==> flow/design.v <==
`timescale 1ns / 1ps
module IDP_encoder_42(   
    input wire[29 - 1 : 0] datain,     
    input wire clock,
    output reg[41:0] codeout     
    );
    reg [3:0] code_reg;
    wire [41 - 4 : 0] code_wire;     
    reg [27 - 1 : 0] r_msb;    
    always @(datain) begin       
        if(datain < 102334155) begin   
            code_reg[3:0] = 4'b0000;
            r_msb = datain; 
        end
        else if( (datain >= 102334155) && (datain < 165580141) ) begin
            code_reg[3:0] = 4'b0001;
            r_msb = datain - 63245986; 
        end
        else if( (datain >= 165580141) && (datain < 267914296) ) begin
            code_reg[3:0] = 4'b1000;
            r_msb = datain - 165580141; 
        end
        else if( (datain >= 267914296) && (datain < (165580141 * 2)) ) begin
            code_reg[3:0] = 4'b1001;
            r_msb = datain - 63245986 - 165580141; 
        end
        else if( (datain >= (165580141 * 2)) && (datain < 433494437) ) begin
            code_reg[3:0] = 4'b0011;
            r_msb = datain - 63245986 - 267914296; 
        end
        else if( (datain >= 433494437) && (datain < (267914296 * 2)) ) begin
            code_reg[3:0] = 4'b1100;
            r_msb = datain - 267914296 - 165580141; 
        end
        else if( (datain >= (267914296 * 2)) && (datain < (267914296 * 2 + 63245986)) ) begin
            code_reg[3:0] = 4'b0110;
            r_msb = datain - (267914296 * 2); 
        end
        else if( (datain >= (267914296 * 2 + 63245986)) && (datain < 701408733) ) begin
            code_reg[3:0] = 4'b0111;
            r_msb = datain - (267914296 * 2) - 63245986; 
        end
        else if( (datain >= 701408733) && (datain < (701408733 + 63245986)) ) begin
            code_reg[3:0] = 4'b1110;
            r_msb = datain - (267914296 * 2) - 165580141; 
        end
        else begin
            code_reg[3:0] = 4'b1111;
            r_msb = datain - (267914296 * 2) - 165580141 - 63245986; 
        end
    end
    wire [26 - 1 : 0] r37;
    wire [26 - 1 : 0] r36;
    wire [25 - 1 : 0] r35;
    wire [24 - 1 : 0] r34;
    wire [24 - 1 : 0] r33;
    wire [23 - 1 : 0] r32;
    wire [22 - 1 : 0] r31;
    wire [22 - 1 : 0] r30;
    wire [21 - 1 : 0] r29;
    wire [20 - 1 : 0] r28;
    wire [19 - 1 : 0] r27;
    wire [19 - 1 : 0] r26;
    wire [18 - 1 : 0] r25;
    wire [17 - 1 : 0] r24;
    wire [17 - 1 : 0] r23;
    wire [16 - 1 : 0] r22;
    wire [15 - 1 : 0] r21;
    wire [15 - 1 : 0] r20;
    wire [14 - 1 : 0] r19;
    wire [13 - 1 : 0] r18;
    wire [13 - 1 : 0] r17;
    wire [12 - 1 : 0] r16;
    wire [11 - 1 : 0] r15;
    wire [10 - 1 : 0] r14;
    wire [10 - 1 : 0] r13;
    wire [9 - 1 : 0] r12;
    wire [8 - 1 : 0] r11;
    wire [8 - 1 : 0] r10;
    wire [7 - 1 : 0] r09;
    wire [6 - 1 : 0] r08;
    wire [6 - 1 : 0] r07;
    wire [5 - 1 : 0] r06;
    wire [4 - 1 : 0] r05;
    wire [3 - 1 : 0] r04;
    wire [3 - 1 : 0] r03;
    wire [2 - 1 : 0] r02;
    wire [1 - 1 : 0] r01;
    assign r37 = (code_wire[37] == 0) ? (r_msb) : (r_msb - 39088169);
    assign r36 = (code_wire[36] == 0) ? (r37) : (r37 - 24157817);
    assign r35 = (code_wire[35] == 0) ? (r36) : (r36 - 14930352);
    assign r34 = (code_wire[34] == 0) ? (r35) : (r35 - 9227465);
    assign r33 = (code_wire[33] == 0) ? (r34) : (r34 - 5702887);
    assign r32 = (code_wire[32] == 0) ? (r33) : (r33 - 3524578);
    assign r31 = (code_wire[31] == 0) ? (r32) : (r32 - 2178309);
    assign r30 = (code_wire[30] == 0) ? (r31) : (r31 - 1346269);
    assign r29 = (code_wire[29] == 0) ? (r30) : (r30 - 832040);
    assign r28 = (code_wire[28] == 0) ? (r29) : (r29 - 514229);
    assign r27 = (code_wire[27] == 0) ? (r28) : (r28 - 317811);
    assign r26 = (code_wire[26] == 0) ? (r27) : (r27 - 196418);
    assign r25 = (code_wire[25] == 0) ? (r26) : (r26 - 121393);
    assign r24 = (code_wire[24] == 0) ? (r25) : (r25 - 75025);
    assign r23 = (code_wire[23] == 0) ? (r24) : (r24 - 46368);
    assign r22 = (code_wire[22] == 0) ? (r23) : (r23 - 28657);
    assign r21 = (code_wire[21] == 0) ? (r22) : (r22 - 17711);
    assign r20 = (code_wire[20] == 0) ? (r21) : (r21 - 10946);
    assign r19 = (code_wire[19] == 0) ? (r20) : (r20 - 6765);
    assign r18 = (code_wire[18] == 0) ? (r19) : (r19 - 4181);
    assign r17 = (code_wire[17] == 0) ? (r18) : (r18 - 2584);
    assign r16 = (code_wire[16] == 0) ? (r17) : (r17 - 1597);
    assign r15 = (code_wire[15] == 0) ? (r16) : (r16 - 987);
    assign r14 = (code_wire[14] == 0) ? (r15) : (r15 - 610);
    assign r13 = (code_wire[13] == 0) ? (r14) : (r14 - 377);
    assign r12 = (code_wire[12] == 0) ? (r13) : (r13 - 233);
    assign r11 = (code_wire[11] == 0) ? (r12) : (r12 - 144);
    assign r10 = (code_wire[10] == 0) ? (r11) : (r11 - 89);
    assign r09 = (code_wire[09] == 0) ? (r10) : (r10 - 55);
    assign r08 = (code_wire[08] == 0) ? (r09) : (r09 - 34);
    assign r07 = (code_wire[07] == 0) ? (r08) : (r08 - 21);
    assign r06 = (code_wire[06] == 0) ? (r07) : (r07 - 13);
    assign r05 = (code_wire[05] == 0) ? (r06) : (r06 - 8);
    assign r04 = (code_wire[04] == 0) ? (r05) : (r05 - 5);
    assign r03 = (code_wire[03] == 0) ? (r04) : (r04 - 3);
    assign r02 = (code_wire[02] == 0) ? (r03) : (r03 - 2);
    assign r01 = (code_wire[01] == 0) ? (r02) : (r02 - 1);
    assign code_wire[37] = (r_msb < 39088169) ? (0) : ( (r_msb >= 63245986) ? (1) : (code_reg[0]) );
    assign code_wire[36] = (r37 < 24157817) ? (0) : ( (r37 >= 39088169) ? (1) : (code_wire[37]) );
    assign code_wire[35] = (r36 < 14930352) ? (0) : ( (r36 >= 24157817) ? (1) : (code_wire[36]) );
    assign code_wire[34] = (r35 < 9227465) ? (0) : ( (r35 >= 14930352) ? (1) : (code_wire[35]) );
    assign code_wire[33] = (r34 < 5702887) ? (0) : ( (r34 >= 9227465) ? (1) : (code_wire[34]) );
    assign code_wire[32] = (r33 < 3524578) ? (0) : ( (r33 >= 5702887) ? (1) : (code_wire[33]) );
    assign code_wire[31] = (r32 < 2178309) ? (0) : ( (r32 >= 3524578) ? (1) : (code_wire[32]) );
    assign code_wire[30] = (r31 < 1346269) ? (0) : ( (r31 >= 2178309) ? (1) : (code_wire[31]) );
    assign code_wire[29] = (r30 < 832040) ? (0) : ( (r30 >= 1346269) ? (1) : (code_wire[30]) );
    assign code_wire[28] = (r29 < 514229) ? (0) : ( (r29 >= 832040) ? (1) : (code_wire[29]) );
    assign code_wire[27] = (r28 < 317811) ? (0) : ( (r28 >= 514229) ? (1) : (code_wire[28]) );
    assign code_wire[26] = (r27 < 196418) ? (0) : ( (r27 >= 317811) ? (1) : (code_wire[27]) );
    assign code_wire[25] = (r26 < 121393) ? (0) : ( (r26 >= 196418) ? (1) : (code_wire[26]) );
    assign code_wire[24] = (r25 < 75025) ? (0) : ( (r25 >= 121393) ? (1) : (code_wire[25]) );
    assign code_wire[23] = (r24 < 46368) ? (0) : ( (r24 >= 75025) ? (1) : (code_wire[24]) );
    assign code_wire[22] = (r23 < 28657) ? (0) : ( (r23 >= 46368) ? (1) : (code_wire[23]) );
    assign code_wire[21] = (r22 < 17711) ? (0) : ( (r22 >= 28657) ? (1) : (code_wire[22]) );
    assign code_wire[20] = (r21 < 10946) ? (0) : ( (r21 >= 17711) ? (1) : (code_wire[21]) );
    assign code_wire[19] = (r20 < 6765) ? (0) : ( (r20 >= 10946) ? (1) : (code_wire[20]) );
    assign code_wire[18] = (r19 < 4181) ? (0) : ( (r19 >= 6765) ? (1) : (code_wire[19]) );
    assign code_wire[17] = (r18 < 2584) ? (0) : ( (r18 >= 4181) ? (1) : (code_wire[18]) );
    assign code_wire[16] = (r17 < 1597) ? (0) : ( (r17 >= 2584) ? (1) : (code_wire[17]) );
    assign code_wire[15] = (r16 < 987) ? (0) : ( (r16 >= 1597) ? (1) : (code_wire[16]) );
    assign code_wire[14] = (r15 < 610) ? (0) : ( (r15 >= 987) ? (1) : (code_wire[15]) );
    assign code_wire[13] = (r14 < 377) ? (0) : ( (r14 >= 610) ? (1) : (code_wire[14]) );
    assign code_wire[12] = (r13 < 233) ? (0) : ( (r13 >= 377) ? (1) : (code_wire[13]) );
    assign code_wire[11] = (r12 < 144) ? (0) : ( (r12 >= 233) ? (1) : (code_wire[12]) );
    assign code_wire[10] = (r11 < 89) ? (0) : ( (r11 >= 144) ? (1) : (code_wire[11]) );
    assign code_wire[9] = (r10 < 55) ? (0) : ( (r10 >= 89) ? (1) : (code_wire[10]) );
    assign code_wire[8] = (r09 < 34) ? (0) : ( (r09 >= 55) ? (1) : (code_wire[9]) );
    assign code_wire[7] = (r08 < 21) ? (0) : ( (r08 >= 34) ? (1) : (code_wire[8]) );
    assign code_wire[6] = (r07 < 13) ? (0) : ( (r07 >= 21) ? (1) : (code_wire[7]) );
    assign code_wire[5] = (r06 < 8) ? (0) : ( (r06 >= 13) ? (1) : (code_wire[6]) );
    assign code_wire[4] = (r05 < 5) ? (0) : ( (r05 >= 8) ? (1) : (code_wire[5]) );
    assign code_wire[3] = (r04 < 3) ? (0) : ( (r04 >= 5) ? (1) : (code_wire[4]) );
    assign code_wire[2] = (r03 < 2) ? (0) : ( (r03 >= 3) ? (1) : (code_wire[3]) );
    assign code_wire[1] = (r02 < 1) ? (0) : ( (r02 >= 2) ? (1) : (code_wire[2]) );
    assign code_wire[0] = r01;
    always @(posedge clock) begin
        codeout[41 - 4 : 0] <= code_wire;
        codeout[41 : 41 - 3] <= code_reg;
    end
endmodule
Lab notebook: IDP_encoder_42

### From RTL to reports: IDP_encoder_42

Module IDP_encoder_42 before and after one edit of its RTL, step after step.
Lines under "before" count in the file above, lines under "after" in the edited file.
"change": "after" minus "before" as printed here. "rel. change": 100 x difference / "before".
Operators: Yosys type, input widths -> output width; for muxes data width and select width s.
The mark -- stands for no value.

* top: IDP_encoder_42
* clock port: clock
* library: sky130hd
* timing corner: tt_025C_1v80

### Diff

The edit as a unified diff against the file above.
This change comes from a script, not from a designer; no optimisation was intended.

```diff
@@ -78,5 +78,5 @@
     wire [8 - 1 : 0] r11;
     wire [8 - 1 : 0] r10;
-    wire [7 - 1 : 0] r09;
+    wire [2*7-1 : 0] r09;
     wire [6 - 1 : 0] r08;
     wire [6 - 1 : 0] r07;
```

### Elaborated design

Counts by Yosys on the flattened word-level netlist (proc, flatten, opt, wreduce; memories kept). Register bits leave out memories and registers merged into their read ports (data or address); mux counts leave out enables and synchronous resets folded into registers. Print and check cells are left out. Cells with the same type and inputs are merged into one.

Bit counts
* input bits: before 30, after 30, change 0, rel. change 0.00%
* word width x clocked read ports: before 0, after 0, change 0
* RAM bits: before 0, after 0, change 0
* bits in registers: before 42, after 42, change 0, rel. change 0.00%
* bits in latches: before 0, after 0, change 0
* output and inout port bits: before 42, after 42, change 0, rel. change 0.00%
* elaborated cells: before 277, after 277, change 0, rel. change 0.00%
* memory bits (read-only): before 0, after 0, change 0
* memory cells: before 0, after 0, change 0

Operators by class
* multipliers: before 0, after 0, change 0
* div/mod/pow operators: before 0, after 0, change 0
* equality and inequality tests: before 0, after 0, change 0
* add/subtract/negate cells: before 47, after 47, change 0, rel. change 0.00%
* reduce/logical cells: before 8, after 8, change 0, rel. change 0.00%
* magnitude comparators: before 91, after 91, change 0, rel. change 0.00%
* bitwise logic cells: before 0, after 0, change 0
* multiplexer cells: before 129, after 129, change 0, rel. change 0.00%
* shift-type cells: before 0, after 0, change 0

Operators with widths
* $ge 7x6->1 const B: before 1, after 0, change -1, rel. change -100.00%
* $lt 7x6->1 const B: before 1, after 0, change -1, rel. change -100.00%
* $mux 14: before 1, after 2, change +1, rel. change +100.00%
* $mux 7: before 1, after 0, change -1, rel. change -100.00%
* $sub 7x6->7 const B: before 1, after 0, change -1, rel. change -100.00%
* $ge 14x6->1 const B: before 0, after 1, change +1
* $lt 14x6->1 const B: before 0, after 1, change +1
* $sub 8x6->9 const B: before 0, after 1, change +1

Operator kinds equal on both sides are left out: 145.

### Longest topological paths

Depth = most cells in a row (Yosys ltp): at word level without a register or memory, in the mapped netlist without a sequential cell, where the memories' decode and read muxes count.

Depth
* depth after elaboration: before 160, after 160, change 0, rel. change 0.00%
* ABC_AREA: before 0, after 0
* gate-level depth with buffers: before 325, after 328, change +3, rel. change +0.92%
* mapped depth without buffers: before 276, after 277, change +1, rel. change +0.36%

### After synthesis

Source: synth_stat.txt of the flow (Yosys; design flattened, memories mapped). It holds for the ABC_AREA given above (unset counts as 0); a run with the other value may have another netlist.

Cell types
* sky130_fd_sc_hd__and2_1: before 91, after 42, change -49, rel. change -53.85%
* sky130_fd_sc_hd__and3_1: before 79, after 30, change -49, rel. change -62.03%
* sky130_fd_sc_hd__clkbuf_8: before 6, after 53, change +47, rel. change +783.33%
* sky130_fd_sc_hd__nand3_1: before 208, after 174, change -34, rel. change -16.35%
* sky130_fd_sc_hd__xnor2_2: before 14, after 48, change +34, rel. change +242.86%
* sky130_fd_sc_hd__xnor2_1: before 457, after 489, change +32, rel. change +7.00%
* sky130_fd_sc_hd__clkbuf_1: before 77, after 45, change -32, rel. change -41.56%
* sky130_fd_sc_hd__buf_4: before 52, after 20, change -32, rel. change -61.54%
* sky130_fd_sc_hd__a21o_1: before 76, after 45, change -31, rel. change -40.79%
* sky130_fd_sc_hd__and2_2: before 17, after 46, change +29, rel. change +170.59%
* sky130_fd_sc_hd__nor2_1: before 551, after 523, change -28, rel. change -5.08%
* sky130_fd_sc_hd__buf_6: before 80, after 107, change +27, rel. change +33.75%
* sky130_fd_sc_hd__nand2_1: before 467, after 492, change +25, rel. change +5.35%
* sky130_fd_sc_hd__a211oi_1: before 106, after 81, change -25, rel. change -23.58%
* sky130_fd_sc_hd__nor4_1: before 86, after 62, change -24, rel. change -27.91%
* sky130_fd_sc_hd__or3_2: before 4, after 23, change +19, rel. change +475.00%
* sky130_fd_sc_hd__xor2_1: before 147, after 165, change +18, rel. change +12.24%
* sky130_fd_sc_hd__or3_1: before 70, after 52, change -18, rel. change -25.71%

Cell types equal on both sides are left out: 15.
Not every row of either side is listed.

Mapped netlist
* flip-flops: before 42, after 42, change 0, rel. change 0.00%
* mapped cells: before 6063, after 5931, change -132, rel. change -2.18%
* cell area after synthesis (µm²): before 43469.2, after 43942.1, change +472.9, rel. change +1.09%

### Timing after synthesis

OpenSTA on the mapped netlist: ideal clock, no wires. The path of least setup slack (recovery checks aside). Input and output delay are each 20% of the period. Register names are those of the netlist, which keeps one name where synthesis merged equal registers.

Path after synthesis
* path type: before input to register, after input to register
* start point: before in datain[2], after in datain[2]
* end point: before reg codeout[0], after reg codeout[0]
* input delay (ps): before 14000, after 14000, change 0, rel. change 0.00%
* period (ps): before 70000, after 70000, change 0, rel. change 0.00%
* path delay (ps): before 59300, after 60127, change +827, rel. change +1.39%
* data required time (ps): before 69878, after 69931, change +53, rel. change +0.08%
* setup slack (ps): before -3300, after -4127, change -827
* setup time (ps): before 122, after 69, change -53
* launch time at the first pin (ps): before 14000, after 14000, change 0, rel. change 0.00%
* stages: before 303, after 310, change +7, rel. change +2.31%
* arrival (ps): before 73178, after 74058, change +880, rel. change +1.20%
* path buffers: before 47, after 51, change +4, rel. change +8.51%
* period reached after synthesis (ps): before 73300, after 74127, change +827, rel. change +1.13%

"path delay" is the arrival time less input delay plus setup time.
"stages" counts driving pins, that of a launching flip-flop among them; a cell with two outputs on the path counts twice.
"period reached after synthesis" = period - worst setup slack (recovery checks aside). The figure is calculated, with input and output delays left at 20% of the set period.
The rows between start and end are the longest chain of elaborated cells between them; the timing report does not say that the signal goes this way. Where chains are equally long, one stands for them.
A line is the first line of the expression or statement that the cell stems from. Yosys adds cells for indexed reads and writes and turns some case tables into memories.

On the way, after synthesis, before:
* cells stage by stage: sky130_fd_sc_hd__buf_2 > sky130_fd_sc_hd__inv_1 > sky130_fd_sc_hd__ha_1 > sky130_fd_sc_hd__buf_4 > sky130_fd_sc_hd__xor2_1 > sky130_fd_sc_hd__ha_1 > sky130_fd_sc_hd__nand2b_1 > sky130_fd_sc_hd__a221oi_1 > sky130_fd_sc_hd__o21ai_1 > sky130_fd_sc_hd__a21oi_1 > sky130_fd_sc_hd__nor3_1 > sky130_fd_sc_hd__o41a_1 > sky130_fd_sc_hd__a41o_4 > sky130_fd_sc_hd__or4_4 > sky130_fd_sc_hd__o211ai_4 > sky130_fd_sc_hd__a2111o_4 > sky130_fd_sc_hd__a31oi_4 > sky130_fd_sc_hd__a21oi_4 > [267 not listed] > sky130_fd_sc_hd__a21oi_1 > sky130_fd_sc_hd__ha_1 > sky130_fd_sc_hd__o32a_1 > sky130_fd_sc_hd__o211ai_2 > sky130_fd_sc_hd__buf_4 > sky130_fd_sc_hd__mux2_2 > sky130_fd_sc_hd__ha_1 > sky130_fd_sc_hd__or2_1 > sky130_fd_sc_hd__o211ai_2 > sky130_fd_sc_hd__nand3_2 > sky130_fd_sc_hd__mux2i_4 > sky130_fd_sc_hd__inv_2 > sky130_fd_sc_hd__ha_1 > sky130_fd_sc_hd__inv_1 > sky130_fd_sc_hd__a21oi_1 > sky130_fd_sc_hd__a31oi_1 > sky130_fd_sc_hd__o32ai_1 > sky130_fd_sc_hd__a221o_1
* cells in the longest elaborated chain: 160

Ends and longest elaborated chain, after synthesis, before
* from (decl): RTL line 3 `input wire[29 - 1 : 0] datain,`
* $sub 27x27->27: RTL line 49 `r_msb = datain - (267914296 * 2) - 165580141 - 63245986;`
* $sub 27x26->27: RTL line 49
* $sub 27x27->27: RTL line 49
* $mux 27: RTL line 43 `else if( (datain >= 701408733) && (datain < (701408733 + 63245986)) ) begin`
* $mux 27: RTL line 39 `else if( (datain >= (267914296 * 2 + 63245986)) && (datain < 701408733) ) begin`
* $mux 27: RTL line 35 `else if( (datain >= (267914296 * 2)) && (datain < (267914296 * 2 + 63245986)) ) begin`
* $mux 27: RTL line 31 `else if( (datain >= 433494437) && (datain < (267914296 * 2)) ) begin`
* [144 not listed]
* $mux 3: RTL line 123 `assign r03 = (code_wire[03] == 0) ? (r04) : (r04 - 3);`
* $ge 3x2->1: RTL line 161 `assign code_wire[2] = (r03 < 2) ? (0) : ( (r03 >= 3) ? (1) : (code_wire[3]) );`
* $mux 1 x2: RTL line 161
* $mux 2: RTL line 124 `assign r02 = (code_wire[02] == 0) ? (r03) : (r03 - 2);`
* $ge 2x2->1: RTL line 162 `assign code_wire[1] = (r02 < 1) ? (0) : ( (r02 >= 2) ? (1) : (code_wire[2]) );`
* $mux 1 x2: RTL line 162
* $mux 1: RTL line 125 `assign r01 = (code_wire[01] == 0) ? (r02) : (r02 - 1);`
* to (assign): RTL line 165 `codeout[41 - 4 : 0] <= code_wire;`
* to (decl): RTL line 5 `output reg[41:0] codeout`

On the way, after synthesis, after:
* cells stage by stage: sky130_fd_sc_hd__clkbuf_1 > sky130_fd_sc_hd__inv_1 > sky130_fd_sc_hd__ha_1 > sky130_fd_sc_hd__or4b_1 > sky130_fd_sc_hd__a211oi_2 > sky130_fd_sc_hd__a31oi_1 > sky130_fd_sc_hd__and2_1 > sky130_fd_sc_hd__clkbuf_1 > sky130_fd_sc_hd__o211ai_1 > sky130_fd_sc_hd__xnor2_1 > sky130_fd_sc_hd__o21ai_0 > sky130_fd_sc_hd__o31ai_2 > sky130_fd_sc_hd__or3b_2 > sky130_fd_sc_hd__nor3b_1 > sky130_fd_sc_hd__a211o_2 > sky130_fd_sc_hd__a222oi_1 > sky130_fd_sc_hd__buf_4 > sky130_fd_sc_hd__buf_12 > [274 not listed] > sky130_fd_sc_hd__a21o_2 > sky130_fd_sc_hd__a21o_1 > sky130_fd_sc_hd__and2_4 > sky130_fd_sc_hd__xor2_1 > sky130_fd_sc_hd__inv_1 > sky130_fd_sc_hd__ha_1 > sky130_fd_sc_hd__nor2_1 > sky130_fd_sc_hd__mux2_4 > sky130_fd_sc_hd__nor2_4 > sky130_fd_sc_hd__xnor2_2 > sky130_fd_sc_hd__ha_1 > sky130_fd_sc_hd__or3_2 > sky130_fd_sc_hd__o31a_1 > sky130_fd_sc_hd__o22ai_1 > sky130_fd_sc_hd__a211o_2 > sky130_fd_sc_hd__xor2_1 > sky130_fd_sc_hd__o21ai_1 > sky130_fd_sc_hd__o21ai_1
* cells in the longest elaborated chain: 160

Ends and longest elaborated chain, after synthesis, after
* from (decl): RTL line 3 `input wire[29 - 1 : 0] datain,`
* $sub 27x27->27: RTL line 49 `r_msb = datain - (267914296 * 2) - 165580141 - 63245986;`
* $sub 27x26->27: RTL line 49
* $sub 27x27->27: RTL line 49
* $mux 27: RTL line 43 `else if( (datain >= 701408733) && (datain < (701408733 + 63245986)) ) begin`
* $mux 27: RTL line 39 `else if( (datain >= (267914296 * 2 + 63245986)) && (datain < 701408733) ) begin`
* $mux 27: RTL line 35 `else if( (datain >= (267914296 * 2)) && (datain < (267914296 * 2 + 63245986)) ) begin`
* $mux 27: RTL line 31 `else if( (datain >= 433494437) && (datain < (267914296 * 2)) ) begin`
* [144 not listed]
* $mux 3: RTL line 123 `assign r03 = (code_wire[03] == 0) ? (r04) : (r04 - 3);`
* $ge 3x2->1: RTL line 161 `assign code_wire[2] = (r03 < 2) ? (0) : ( (r03 >= 3) ? (1) : (code_wire[3]) );`
* $mux 1 x2: RTL line 161
* $mux 2: RTL line 124 `assign r02 = (code_wire[02] == 0) ? (r03) : (r03 - 2);`
* $ge 2x2->1: RTL line 162 `assign code_wire[1] = (r02 < 1) ? (0) : ( (r02 >= 2) ? (1) : (code_wire[2]) );`
* $mux 1 x2: RTL line 162
* $mux 1: RTL line 125 `assign r01 = (code_wire[01] == 0) ? (r02) : (r02 - 1);`
* to (assign): RTL line 165 `codeout[41 - 4 : 0] <= code_wire;`
* to (decl): RTL line 5 `output reg[41:0] codeout`

### Worst path after layout

Path of least setup slack in the final report of the runs of pair 1 (OpenROAD, finished layout, wires in). Where an end is a register, its clock arrival counts in the times.
The path's times are printed in steps of 10 ps; the period is the one set.

Path after layout
* path type: before input to register, after input to register
* start point: before in datain[1], after in datain[10]
* end point: before reg codeout[0], after reg codeout[0]
* period (ps): before 68500, after 68500, change 0, rel. change 0.00%
* stages: before 239, after 243, change +4, rel. change +1.67%
* setup time (ps): before 100, after 60, change -40
* launch time at the first pin (ps): before 13700, after 13700, change 0, rel. change 0.00%
* setup slack (ps): before 2080, after 2220, change +140
* path buffers: before 20, after 20, change 0, rel. change 0.00%
* input delay (ps): before 13700, after 13700, change 0, rel. change 0.00%
* arrival (ps): before 66690, after 66600, change -90, rel. change -0.13%
* data required time (ps): before 68770, after 68820, change +50, rel. change +0.07%

The rows between start and end are the longest chain of elaborated cells between them; the timing report does not say that the signal goes this way. Where chains are equally long, one stands for them.

On the way, after layout, before:
* cells stage by stage: sky130_fd_sc_hd__clkdlybuf4s50_1 > sky130_fd_sc_hd__buf_4 > sky130_fd_sc_hd__ha_2 > sky130_fd_sc_hd__a21oi_4 > sky130_fd_sc_hd__a211oi_1 > sky130_fd_sc_hd__buf_4 > sky130_fd_sc_hd__o221a_2 > sky130_fd_sc_hd__a211oi_4 > sky130_fd_sc_hd__buf_4 > sky130_fd_sc_hd__buf_12 > sky130_fd_sc_hd__a221oi_1 > sky130_fd_sc_hd__nand4_1 > sky130_fd_sc_hd__a221oi_2 > sky130_fd_sc_hd__buf_4 > sky130_fd_sc_hd__nor2_4 > sky130_fd_sc_hd__o311ai_0 > sky130_fd_sc_hd__nand4_1 > sky130_fd_sc_hd__a31o_1 > [203 not listed] > sky130_fd_sc_hd__nor2_1 > sky130_fd_sc_hd__a21oi_2 > sky130_fd_sc_hd__ha_4 > sky130_fd_sc_hd__o32a_1 > sky130_fd_sc_hd__o211ai_4 > sky130_fd_sc_hd__mux2_4 > sky130_fd_sc_hd__ha_1 > sky130_fd_sc_hd__inv_1 > sky130_fd_sc_hd__a21oi_2 > sky130_fd_sc_hd__o221ai_2 > sky130_fd_sc_hd__nand3_4 > sky130_fd_sc_hd__mux2i_4 > sky130_fd_sc_hd__inv_2 > sky130_fd_sc_hd__ha_1 > sky130_fd_sc_hd__nand2_1 > sky130_fd_sc_hd__o21ai_0 > sky130_fd_sc_hd__a21o_1 > sky130_fd_sc_hd__a221o_1
* cells in the longest elaborated chain: 160

Ends and longest elaborated chain, after layout, before
* from (decl): RTL line 3 `input wire[29 - 1 : 0] datain,`
* $sub 27x27->27: RTL line 49 `r_msb = datain - (267914296 * 2) - 165580141 - 63245986;`
* $sub 27x26->27: RTL line 49
* $sub 27x27->27: RTL line 49
* $mux 27: RTL line 43 `else if( (datain >= 701408733) && (datain < (701408733 + 63245986)) ) begin`
* $mux 27: RTL line 39 `else if( (datain >= (267914296 * 2 + 63245986)) && (datain < 701408733) ) begin`
* $mux 27: RTL line 35 `else if( (datain >= (267914296 * 2)) && (datain < (267914296 * 2 + 63245986)) ) begin`
* $mux 27: RTL line 31 `else if( (datain >= 433494437) && (datain < (267914296 * 2)) ) begin`
* [144 not listed]
* $mux 3: RTL line 123 `assign r03 = (code_wire[03] == 0) ? (r04) : (r04 - 3);`
* $ge 3x2->1: RTL line 161 `assign code_wire[2] = (r03 < 2) ? (0) : ( (r03 >= 3) ? (1) : (code_wire[3]) );`
* $mux 1 x2: RTL line 161
* $mux 2: RTL line 124 `assign r02 = (code_wire[02] == 0) ? (r03) : (r03 - 2);`
* $ge 2x2->1: RTL line 162 `assign code_wire[1] = (r02 < 1) ? (0) : ( (r02 >= 2) ? (1) : (code_wire[2]) );`
* $mux 1 x2: RTL line 162
* $mux 1: RTL line 125 `assign r01 = (code_wire[01] == 0) ? (r02) : (r02 - 1);`
* to (assign): RTL line 165 `codeout[41 - 4 : 0] <= code_wire;`
* to (decl): RTL line 5 `output reg[41:0] codeout`

On the way, after layout, after:
* cells stage by stage: sky130_fd_sc_hd__clkdlybuf4s50_1 > sky130_fd_sc_hd__buf_12 > sky130_fd_sc_hd__nor4_4 > sky130_fd_sc_hd__buf_4 > sky130_fd_sc_hd__a21oi_2 > sky130_fd_sc_hd__buf_4 > sky130_fd_sc_hd__o211ai_1 > sky130_fd_sc_hd__o2111ai_2 > sky130_fd_sc_hd__or3_1 > sky130_fd_sc_hd__o22a_2 > sky130_fd_sc_hd__a21bo_1 > sky130_fd_sc_hd__or3_1 > sky130_fd_sc_hd__a31oi_4 > sky130_fd_sc_hd__o21ai_2 > sky130_fd_sc_hd__a211o_2 > sky130_fd_sc_hd__a222oi_1 > sky130_fd_sc_hd__buf_4 > sky130_fd_sc_hd__nor2_8 > [207 not listed] > sky130_fd_sc_hd__ha_4 > sky130_fd_sc_hd__a21o_2 > sky130_fd_sc_hd__a21o_1 > sky130_fd_sc_hd__and2_4 > sky130_fd_sc_hd__xor2_4 > sky130_fd_sc_hd__ha_2 > sky130_fd_sc_hd__a21o_1 > sky130_fd_sc_hd__a211oi_4 > sky130_fd_sc_hd__nor2_4 > sky130_fd_sc_hd__xnor2_4 > sky130_fd_sc_hd__ha_2 > sky130_fd_sc_hd__or3_2 > sky130_fd_sc_hd__o31a_1 > sky130_fd_sc_hd__o22ai_1 > sky130_fd_sc_hd__a211o_2 > sky130_fd_sc_hd__xor2_1 > sky130_fd_sc_hd__o21ai_1 > sky130_fd_sc_hd__o21ai_1
* cells in the longest elaborated chain: 160

Ends and longest elaborated chain, after layout, after
* from (decl): RTL line 3 `input wire[29 - 1 : 0] datain,`
* $sub 27x27->27: RTL line 49 `r_msb = datain - (267914296 * 2) - 165580141 - 63245986;`
* $sub 27x26->27: RTL line 49
* $sub 27x27->27: RTL line 49
* $mux 27: RTL line 43 `else if( (datain >= 701408733) && (datain < (701408733 + 63245986)) ) begin`
* $mux 27: RTL line 39 `else if( (datain >= (267914296 * 2 + 63245986)) && (datain < 701408733) ) begin`
* $mux 27: RTL line 35 `else if( (datain >= (267914296 * 2)) && (datain < (267914296 * 2 + 63245986)) ) begin`
* $mux 27: RTL line 31 `else if( (datain >= 433494437) && (datain < (267914296 * 2)) ) begin`
* [144 not listed]
* $mux 3: RTL line 123 `assign r03 = (code_wire[03] == 0) ? (r04) : (r04 - 3);`
* $ge 3x2->1: RTL line 161 `assign code_wire[2] = (r03 < 2) ? (0) : ( (r03 >= 3) ? (1) : (code_wire[3]) );`
* $mux 1 x2: RTL line 161
* $mux 2: RTL line 124 `assign r02 = (code_wire[02] == 0) ? (r03) : (r03 - 2);`
* $ge 2x2->1: RTL line 162 `assign code_wire[1] = (r02 < 1) ? (0) : ( (r02 >= 2) ? (1) : (code_wire[2]) );`
* $mux 1 x2: RTL line 162
* $mux 1: RTL line 125 `assign r01 = (code_wire[01] == 0) ? (r02) : (r02 - 1);`
* to (assign): RTL line 165 `codeout[41 - 4 : 0] <= code_wire;`
* to (decl): RTL line 5 `output reg[41:0] codeout`

### Flow runs

Both versions went through the flow (Yosys, OpenROAD) with the same settings in each pair. Constraints: input delay and output delay 20% of the set period each, output load 0.01 pF.

Flow settings, pair 1:
* CORE_UTILIZATION: 40
* CTS_CLUSTER_DIAMETER: 60
* CTS_CLUSTER_SIZE: 10
* period_ns: 68.5
* CAP_MARGIN: 20
* CORE_MARGIN: 2
* SLEW_MARGIN: 20

Results, pair 1
* setup slack of the worst path (ps): before 2083, after 2223, change +140
* chip area in the Yosys report (µm²): before 43469.2, after 43942.1, change +472.9, rel. change +1.09%
* setup total negative slack (ps): before 0, after 0, change 0
* achieved clock period (ps): before 66417, after 66277, change -140, rel. change -0.21%
* die area (µm²): before 111326.0, after 112523.0, change +1197.0, rel. change +1.08%
* area of the standard cells in the finished layout (µm²): before 50897.6, after 52136.3, change +1238.7, rel. change +2.43%
* utilization of the finished layout (%): before 47.4, after 47.9, change +0.5
* worst-case hold slack (ps): before 14365, after 14399, change +34

Flow settings, pair 2:
* CELL_PAD_IN_SITES_DETAIL_PLACEMENT: 0
* CORE_ASPECT_RATIO: 0.88
* CORE_UTILIZATION: 67
* CTS_CLUSTER_DIAMETER: 60
* CTS_CLUSTER_SIZE: 69
* MAX_ROUTING_LAYER: met4
* PLACE_DENSITY_LB_ADDON: 0.02
* SETUP_SLACK_MARGIN: 5.0
* TNS_END_PERCENT: 80
* period_ns: 84.7
* CAP_MARGIN: 20
* CORE_MARGIN: 2
* SLEW_MARGIN: 20

Results, pair 2
* setup slack of the worst path (ps): before 7627, after 7406, change -221
* chip area in the Yosys report (µm²): before 43469.2, after 43942.1, change +472.9, rel. change +1.09%
* setup total negative slack (ps): before 0, after 0, change 0
* achieved clock period (ps): before 77073, after 77294, change +221, rel. change +0.29%
* die area (µm²): before 66937.4, after 67654.5, change +717.1, rel. change +1.07%
* area of the standard cells in the finished layout (µm²): before 46116.7, after 45621.3, change -495.4, rel. change -1.07%
* utilization of the finished layout (%): before 71.9, after 70.0, change -1.9
* worst-case hold slack (ps): before 17976, after 17585, change -391

By "achieved clock period" is meant the clock period of the run minus its worst setup slack. This is arithmetic on one report: input and output delays are still those of the set period (20% each).
